==> flow/design.v <==
module ieee754multiplier (
    input logic clk, rst_n,
    input logic [31:0] a_i,
    input logic [31:0] b_i,
    input logic start_i,
    output logic done_o,
    output logic nan_o,
    output logic inifinit_o,
    output logic overflow_o,
    output logic underflow_o,
    output logic [31:0] product_o
);
typedef enum logic[1:0] {
    INITIAL_STATE = 2'b00,
    MULTIPLY_STEP = 2'b01,
    RESULT_VERIFICATION_STEP = 2'b10,
    DONE = 2'b11
} MULTIPLIER_FSM_STATE;
MULTIPLIER_FSM_STATE current_state;
logic [31:0] a_r, b_r;  
logic signal_a, signal_b;
logic [7:0] exponent_a, exponent_b;
logic [23:0] mantissa_a, mantissa_b;  
logic [47:0] mantissa_temp;
logic [9:0] exponent_temp;
logic [31:0] product_r;      
logic [1:0]  exponent_hi_r;  
always_comb begin : MULTIPLIER_COMB_BLOCK
    signal_a = a_r[31];  
    signal_b = b_r[31];  
    exponent_a = a_r[30:23];  
    exponent_b = b_r[30:23];  
    mantissa_a[23] = 1;
    mantissa_a[22:0] = a_r[22:0];   
    mantissa_b[23] = 1;
    mantissa_b[22:0] = b_r[22:0];   
    if (mantissa_a[22-:23] == 0 || mantissa_b[22-:23] == 0) begin  
        mantissa_temp = 0;  
        exponent_temp = 0;  
    end else begin
        mantissa_temp = mantissa_a * mantissa_b;  
        exponent_temp = exponent_a + exponent_b - 127;  
        if (mantissa_temp[47] == 1) begin  
            mantissa_temp = mantissa_temp >> 1;  
            exponent_temp = exponent_temp + 1;  
        end
    end
end
always_ff @(posedge clk, negedge rst_n) begin : MULTIPLIER_FF_BLOCK
    if(!rst_n) begin
        current_state <= INITIAL_STATE;
        a_r <= 32'b0;
        b_r <= 32'b0;
        product_r <= 32'b0;
        exponent_hi_r <= 2'b0;
        done_o <= 1'b0;
        nan_o <= 1'b0;
        inifinit_o <= 1'b0;
        overflow_o <= 1'b0;
        underflow_o <= 1'b0;
        product_o <= 32'b0;
    end else begin
        case (current_state)
            INITIAL_STATE, DONE: begin
                done_o <= 1'b0;
                if (start_i) begin
                    a_r <= a_i;
                    b_r <= b_i;
                    current_state <= MULTIPLY_STEP;
                end else begin
                    current_state <= INITIAL_STATE;
                end
            end
            MULTIPLY_STEP: begin
                product_r[31] <= signal_a ^ signal_b;  
                product_r[30:23] <= exponent_temp[7:0];  
                product_r[22:0] <= mantissa_temp[45:23];  
                exponent_hi_r <= exponent_temp[9:8];
                current_state <= RESULT_VERIFICATION_STEP;
            end
            RESULT_VERIFICATION_STEP: begin
                nan_o <= 1'b0;
                inifinit_o <= 1'b0;
                overflow_o <= 1'b0;
                underflow_o <= 1'b0;
                product_o <= product_r;
                if (product_r[30:23] == 8'hFF && product_r[22:0] != 23'b00) begin
                    nan_o <= 1'b1;
                    product_o <= 32'b00;
                end else if (product_r[30:23] == 8'b11111111 && product_r[22:0] == 23'b0) begin
                    inifinit_o <= 1'b1;
                end else if (exponent_hi_r[0] == 1'b1 || exponent_hi_r[1] == 1'b1) begin
                    overflow_o <= 1'b1;
                    product_o <= 32'h7FFFFFFF;
                end else if (product_r[30:23] == 8'b00000000) begin
                    underflow_o <= 1'b1;
                    product_o <= 32'b00;
                end
                done_o <= 1'b1;
                current_state <= DONE;
            end
        endcase
    end
end
endmodule
# Tool chain data of ieee754multiplier
# Each step is given for the RTL above and for the edited RTL.
# Lines under "orig" count in the file above, lines under "edited" in the edited file.
# "change" is "edited" less "orig", of the values as shown; "rel_change_pct" is that difference over "orig", in percent.
# Operators: Yosys type, input widths -> output width; for muxes data width and select width s.
# Library cell names are shortened.
inputs:
  design: "ieee754multiplier"
  clock_port: "clk"
  cell_library: "sky130hd"
  lib_corner: "tt_025C_1v80"

# Edit of the RTL
# Unified diff, file above to edited file.
# The edit is scripted: it alters the design's behaviour and was not made to optimise anything.
# begin of diff
@@ -43,5 +43,5 @@
         if (mantissa_temp[47] == 1) begin  
             mantissa_temp = mantissa_temp >> 1;  
-            exponent_temp = exponent_temp + 1;  
+            exponent_temp = exponent_temp - 1;  
         end
     end
# end of diff

# Elaborated design
# Yosys after proc, flatten, opt, wreduce and memory -nomap, before mapping. Memory bits, and registers merged into a memory's read port (data or address), are not among the register bits. Print and check cells are not counted. Equal cells are merged and count once.
op_classes:
  columns: ["element", "orig", "edited", "change", "rel_change_pct"]
  rows:
  - ["n_addsub", 3, 3, 0, 0.00]
  - ["multipliers", 1, 1, 0, 0.00]
  - ["eq_ne", 4, 4, 0, 0.00]
  - ["muxes", 21, 21, 0, 0.00]
  - ["bitwise", 1, 1, 0, 0.00]
  - ["reduce_logical", 13, 13, 0, 0.00]
op_table:
  columns: ["operator", "orig", "edited", "change", "rel_change_pct"]
  rows:
  - ["$add 10x1->10 const B", 1, 0, -1, -100.00]
  - ["$sub 10x1->10 const B", 0, 1, 1, null]
  - ["$mux 1", 11, 11, 0, 0.00]
  - ["$mux 32", 4, 4, 0, 0.00]
  - ["$logic_not 23->1", 3, 3, 0, 0.00]
  - ["$eq 2x2->1 const B", 2, 2, 0, 0.00]
  - ["$logic_and 1x1->1", 2, 2, 0, 0.00]
  - ["$logic_or 1x1->1", 2, 2, 0, 0.00]
  - ["$mux 10", 2, 2, 0, 0.00]
  - ["$mux 46", 2, 2, 0, 0.00]
  - ["$add 8x8->9", 1, 1, 0, 0.00]
  - ["$eq 2x1->1 const B", 1, 1, 0, 0.00]
  - ["$eq 8x8->1 const B", 1, 1, 0, 0.00]
  - ["$logic_not 2->1", 1, 1, 0, 0.00]
  - ["$logic_not 8->1", 1, 1, 0, 0.00]
  - ["$mul 24x24->48", 1, 1, 0, 0.00]
  - ["$pmux 1 s2", 1, 1, 0, 0.00]
  - ["$pmux 2 s3", 1, 1, 0, 0.00]
  - ["$reduce_and 2->1", 1, 1, 0, 0.00]
  - ["$reduce_bool 2->1", 1, 1, 0, 0.00]
  - ["$reduce_bool 23->1", 1, 1, 0, 0.00]
  - ["$reduce_or 2->1", 1, 1, 0, 0.00]
  - ["$sub 9x7->10 const B", 1, 1, 0, 0.00]
  - ["$xor 1x1->1", 1, 1, 0, 0.00]
word_totals:
  columns: ["element", "orig", "edited", "change", "rel_change_pct"]
  rows:
  - ["register_bits", 137, 137, 0, 0.00]
  - ["inputBits", 67, 67, 0, 0.00]
  - ["output_inout_bits", 37, 37, 0, 0.00]
  - ["elab_cells", 56, 56, 0, 0.00]

# Depth
# Yosys ltp: most cells in a row. Word level: on the elaborated netlist, between registers, memories and ports. Mapped: between sequential cells and ports; inverters and the memories' decode and read muxes count.
depth:
  columns: ["element", "orig", "edited", "change", "rel_change_pct"]
  rows:
  - ["ltp_word", 5, 5, 0, 0.00]
  - ["abc_area", "0", "0", null, null]
  - ["ltp_mapped", 29, 28, -1, -3.45]

# After synthesis
# Source: synth_stat.txt of the flow (Yosys; design flattened, memories mapped). It holds for the ABC_AREA given above (unset counts as 0); a run with the other value may have another netlist.
by_type:
  columns: ["type", "orig", "edited", "change", "rel_change_pct"]
  rows:
  - ["o22ai_1", 56, 37, -19, -33.93]
  - ["nor2_1", 105, 93, -12, -11.43]
  - ["nand2b_1", 14, 2, -12, -85.71]
  - ["nand2_1", 313, 302, -11, -3.51]
  - ["inv_1", 661, 651, -10, -1.51]
  - ["o21bai_1", 4, 14, 10, 250.00]
  - ["nor3_1", 19, 11, -8, -42.11]
  - ["clkbuf_1", 114, 121, 7, 6.14]
  - ["o2bb2ai_1", 0, 7, 7, null]
  - ["mux2i_1", 15, 9, -6, -40.00]
  - ["o21ai_0", 30, 25, -5, -16.67]
  - ["nand3_1", 13, 18, 5, 38.46]
  - ["a21o_1", 8, 13, 5, 62.50]
  - ["a211oi_1", 7, 2, -5, -71.43]
  - ["o21ai_1", 7, 2, -5, -71.43]
  - ["buf_4", 6, 1, -5, -83.33]
  - ["a22o_1", 1, 6, 5, 500.00]
  - ["a31oi_1", 6, 2, -4, -66.67]
# The list need not be complete.
synth_totals:
  columns: ["element", "orig", "edited", "change", "rel_change_pct"]
  rows:
  - ["cell_count", 2692, 2641, -51, -1.89]
  - ["yosys_area_um2", 24766.3, 24678.7, -87.6, -0.35]
  - ["flip_flops", 139, 139, 0, 0.00]

# Timing after synthesis
# Path of least setup slack by OpenSTA after synthesis, without wires, with an ideal clock, recovery checks aside; 20% of the period is set as input and as output delay. Where synthesis merged equal registers, the netlist keeps one of their names.
synth_path:
  columns: ["element", "orig", "edited", "change", "rel_change_pct"]
  rows:
  - ["path_kind", "register to register", "register to register", null, null]
  - ["startpoint", "register b_r[3]", "register b_r[3]", null, null]
  - ["endpoint", "register (no name shown)", "register exponent_hi_r[0]", null, null]
  - ["tclk_ns", 9.0, 9.0, 0.0, 0.00]
  - ["setup_ns", 0.092, 0.087, -0.005, null]
  - ["t_first_pin_ns", 0.000, 0.000, 0.000, null]
  - ["t_arrival_ns", 6.910, 6.863, -0.047, -0.68]
  - ["t_required_ns", 8.908, 8.913, 0.005, 0.06]
  - ["path_slack_ns", 1.997, 2.050, 0.053, null]
  - ["delay_ns", 7.002, 6.950, -0.052, -0.74]
  - ["stages", 28, 28, 0, 0.00]
  - ["path_buffers", 2, 2, 0, 0.00]
  - ["synth_period_reached_ns", 7.003, 6.95, -0.053, -0.76]
# "delay_ns" is the arrival time less input delay plus setup time.
# "stages": output pins that drive a net of the path, with the launching flip-flop's if there is one; two outputs of one cell count as two.
# "synth_period_reached_ns" is the clock period less the worst setup slack; recovery checks do not enter. This is arithmetic on one report: input and output delays are still those of the set period (20% each).
# Between the ends stands the longest chain of elaborated cells between them, by number of cells; it is not shown to be the way that was timed. Of several equally long chains one is given.
# Each line given opens the expression or statement behind the cell; cells for indexed reads and writes are added by Yosys, which also makes memories of some case tables.
synth_between_orig:
  path_cell_list: "dfrtp_1 > clkbuf_1 > clkbuf_1 > nand2_1 > fa_1 > inv_1 > fa_1 > inv_1 > fa_1 > inv_1 > fa_1 > inv_1 > fa_1 > inv_1 > fa_1 > inv_1 > fa_1 > inv_1 > ha_1 > nand4_2 > nor4_2 > o311ai_1 > a21oi_2 > o21ai_2 > o31a_1 > or3_1 > a211o_1 > o221ai_1"
  elab_chain_cells: 3
synth_lines_orig:
  columns: ["element", "line_no", "source"]
  rows:
  - ["start: declaration", 20, "logic [31:0] a_r, b_r;"]
  - ["start: assignment", 53, "b_r <= 32'b0;"]
  - ["start: assignment", 68, "b_r <= b_i;"]
  - ["$mul 24x24->48", 41, "mantissa_temp = mantissa_a * mantissa_b;"]
  - ["$mux 46", 43, "if (mantissa_temp[47] == 1) begin"]
  - ["$mux 46", 37, "if (mantissa_a[22-:23] == 0 || mantissa_b[22-:23] == 0) begin"]
  - ["end: assignment", 54, null]
  - ["end: assignment", 77, null]
  - ["end: declaration", 26, null]
synth_between_edited:
  path_cell_list: "dfrtp_1 > clkbuf_1 > clkbuf_1 > nand2_1 > fa_1 > inv_1 > fa_1 > inv_1 > fa_1 > inv_1 > fa_1 > inv_1 > fa_1 > inv_1 > fa_1 > inv_1 > fa_1 > inv_1 > ha_1 > a21o_1 > a21o_1 > a21oi_1 > o21ai_2 > o211a_1 > nor3_4 > o2111a_2 > or4b_1 > o211ai_1"
  elab_chain_cells: 3
synth_lines_edited:
  columns: ["element", "line_no", "source"]
  rows:
  - ["start: declaration", 20, "logic [31:0] a_r, b_r;"]
  - ["start: assignment", 53, "b_r <= 32'b0;"]
  - ["start: assignment", 68, "b_r <= b_i;"]
  - ["$mul 24x24->48", 41, "mantissa_temp = mantissa_a * mantissa_b;"]
  - ["$mux 10", 43, "if (mantissa_temp[47] == 1) begin"]
  - ["$mux 10", 37, "if (mantissa_a[22-:23] == 0 || mantissa_b[22-:23] == 0) begin"]
  - ["end: assignment", 55, "exponent_hi_r <= 2'b0;"]
  - ["end: assignment", 78, "exponent_hi_r <= exponent_temp[9:8];"]
  - ["end: declaration", 27, "logic [1:0]  exponent_hi_r;"]

# Timing after layout
# From the final timing report of the runs of pair A: the path of least setup slack in the routed layout; clock arrival at registers is part of the times.
layout_path:
  columns: ["element", "orig", "edited", "change", "rel_change_pct"]
  rows:
  - ["path_kind", "register to register", "register to register", null, null]
  - ["startpoint", "register a_r[9]", "register b_r[9]", null, null]
  - ["endpoint", "register (no name shown)", "register (no name shown)", null, null]
  - ["tclk_ns", 8.35, 8.35, 0.00, 0.00]
  - ["setup_ns", 0.17, 0.11, -0.06, null]
  - ["t_first_pin_ns", 0.42, 0.43, 0.01, 2.38]
  - ["t_arrival_ns", 8.14, 8.20, 0.06, 0.74]
  - ["t_required_ns", 8.60, 8.67, 0.07, 0.81]
  - ["path_slack_ns", 0.46, 0.47, 0.01, null]
  - ["stages", 23, 25, 2, 8.70]
  - ["path_buffers", 1, 1, 0, 0.00]
# Between the ends stands the longest chain of elaborated cells between them, by number of cells; it is not shown to be the way that was timed. Of several equally long chains one is given.
layout_between_orig:
  path_cell_list: "dfrtp_1 > buf_4 > nand2_1 > fa_1 > fa_1 > inv_1 > fa_1 > fa_1 > fa_1 > fa_1 > inv_1 > fa_1 > inv_1 > ha_1 > a21oi_1 > o21ai_0 > a31oi_1 > nand4_1 > a41o_1 > a22o_2 > nor4b_1 > xnor2_1 > o22ai_1"
  elab_chain_cells: 3
layout_lines_orig:
  columns: ["element", "line_no", "source"]
  rows:
  - ["start: declaration", 20, "logic [31:0] a_r, b_r;"]
  - ["start: assignment", 52, "a_r <= 32'b0;"]
  - ["start: assignment", 67, "a_r <= a_i;"]
  - ["$mul 24x24->48", 41, "mantissa_temp = mantissa_a * mantissa_b;"]
  - ["$mux 10", 43, "if (mantissa_temp[47] == 1) begin"]
  - ["$mux 10", 37, "if (mantissa_a[22-:23] == 0 || mantissa_b[22-:23] == 0) begin"]
  - ["end: assignment", 54, null]
  - ["end: assignment", 76, null]
  - ["end: declaration", 26, null]
layout_between_edited:
  path_cell_list: "dfrtp_1 > nand2_1 > fa_1 > fa_1 > inv_1 > fa_1 > inv_1 > fa_1 > inv_1 > fa_1 > fa_1 > inv_1 > fa_1 > inv_1 > ha_1 > a21oi_1 > o21bai_1 > a2111oi_2 > nand4_1 > a21oi_1 > buf_4 > o21ai_1 > a21oi_1 > xnor2_1 > a221o_1"
  elab_chain_cells: 3
layout_lines_edited:
  columns: ["element", "line_no", "source"]
  rows:
  - ["start: declaration", 20, "logic [31:0] a_r, b_r;"]
  - ["start: assignment", 53, "b_r <= 32'b0;"]
  - ["start: assignment", 68, "b_r <= b_i;"]
  - ["$mul 24x24->48", 41, "mantissa_temp = mantissa_a * mantissa_b;"]
  - ["$mux 46", 43, "if (mantissa_temp[47] == 1) begin"]
  - ["$mux 46", 37, "if (mantissa_a[22-:23] == 0 || mantissa_b[22-:23] == 0) begin"]
  - ["end: assignment", 54, null]
  - ["end: assignment", 77, null]
  - ["end: declaration", 26, null]

# Flow runs
# Runs of the flow (Yosys, OpenROAD) on both versions; the two runs of a pair have the same settings. The constraints put input and output delay at 20% of the set period each and load the outputs with 0.01 pF.
flow_settings_pair_A:
  CORE_UTILIZATION: 50
  period_ns: 8.35
  CAP_MARGIN: 20
  CORE_MARGIN: 2
  SLEW_MARGIN: 20
measured_pair_A:
  columns: ["element", "orig", "edited", "change", "rel_change_pct"]
  rows:
  - ["yosys.chip_area_um2", 24766.3, 24678.7, -87.6, -0.35]
  - ["die_footprint_um2", 51329.4, 51150.6, -178.8, -0.35]
  - ["finish.utilization_pct", 56.1, 55.7, -0.4, null]
  - ["ws_setup_ns", 0.458, 0.465, 0.007, null]
  - ["timing.hold.ws_ns", 0.483, 0.481, -0.002, null]
flow_settings_pair_B:
  ABC_AREA: 0
  CORE_ASPECT_RATIO: 0.59
  CORE_MARGIN: 6
  CORE_UTILIZATION: 63
  CTS_CLUSTER_DIAMETER: 354
  PLACE_DENSITY_LB_ADDON: 0.1
  SETUP_SLACK_MARGIN: 0.98
  SLEW_MARGIN: 35
  period_ns: 5.64
  CAP_MARGIN: 20
measured_pair_B:
  columns: ["element", "orig", "edited", "change", "rel_change_pct"]
  rows:
  - ["yosys.chip_area_um2", 24766.3, 24678.7, -87.6, -0.35]
  - ["die_footprint_um2", 44380.2, 44232.6, -147.6, -0.33]
  - ["finish.utilization_pct", 79.7, 80.8, 1.1, null]
  - ["ws_setup_ns", -1.479, -1.517, -0.038, null]
  - ["timing.hold.ws_ns", 0.483, 0.483, 0.000, null]
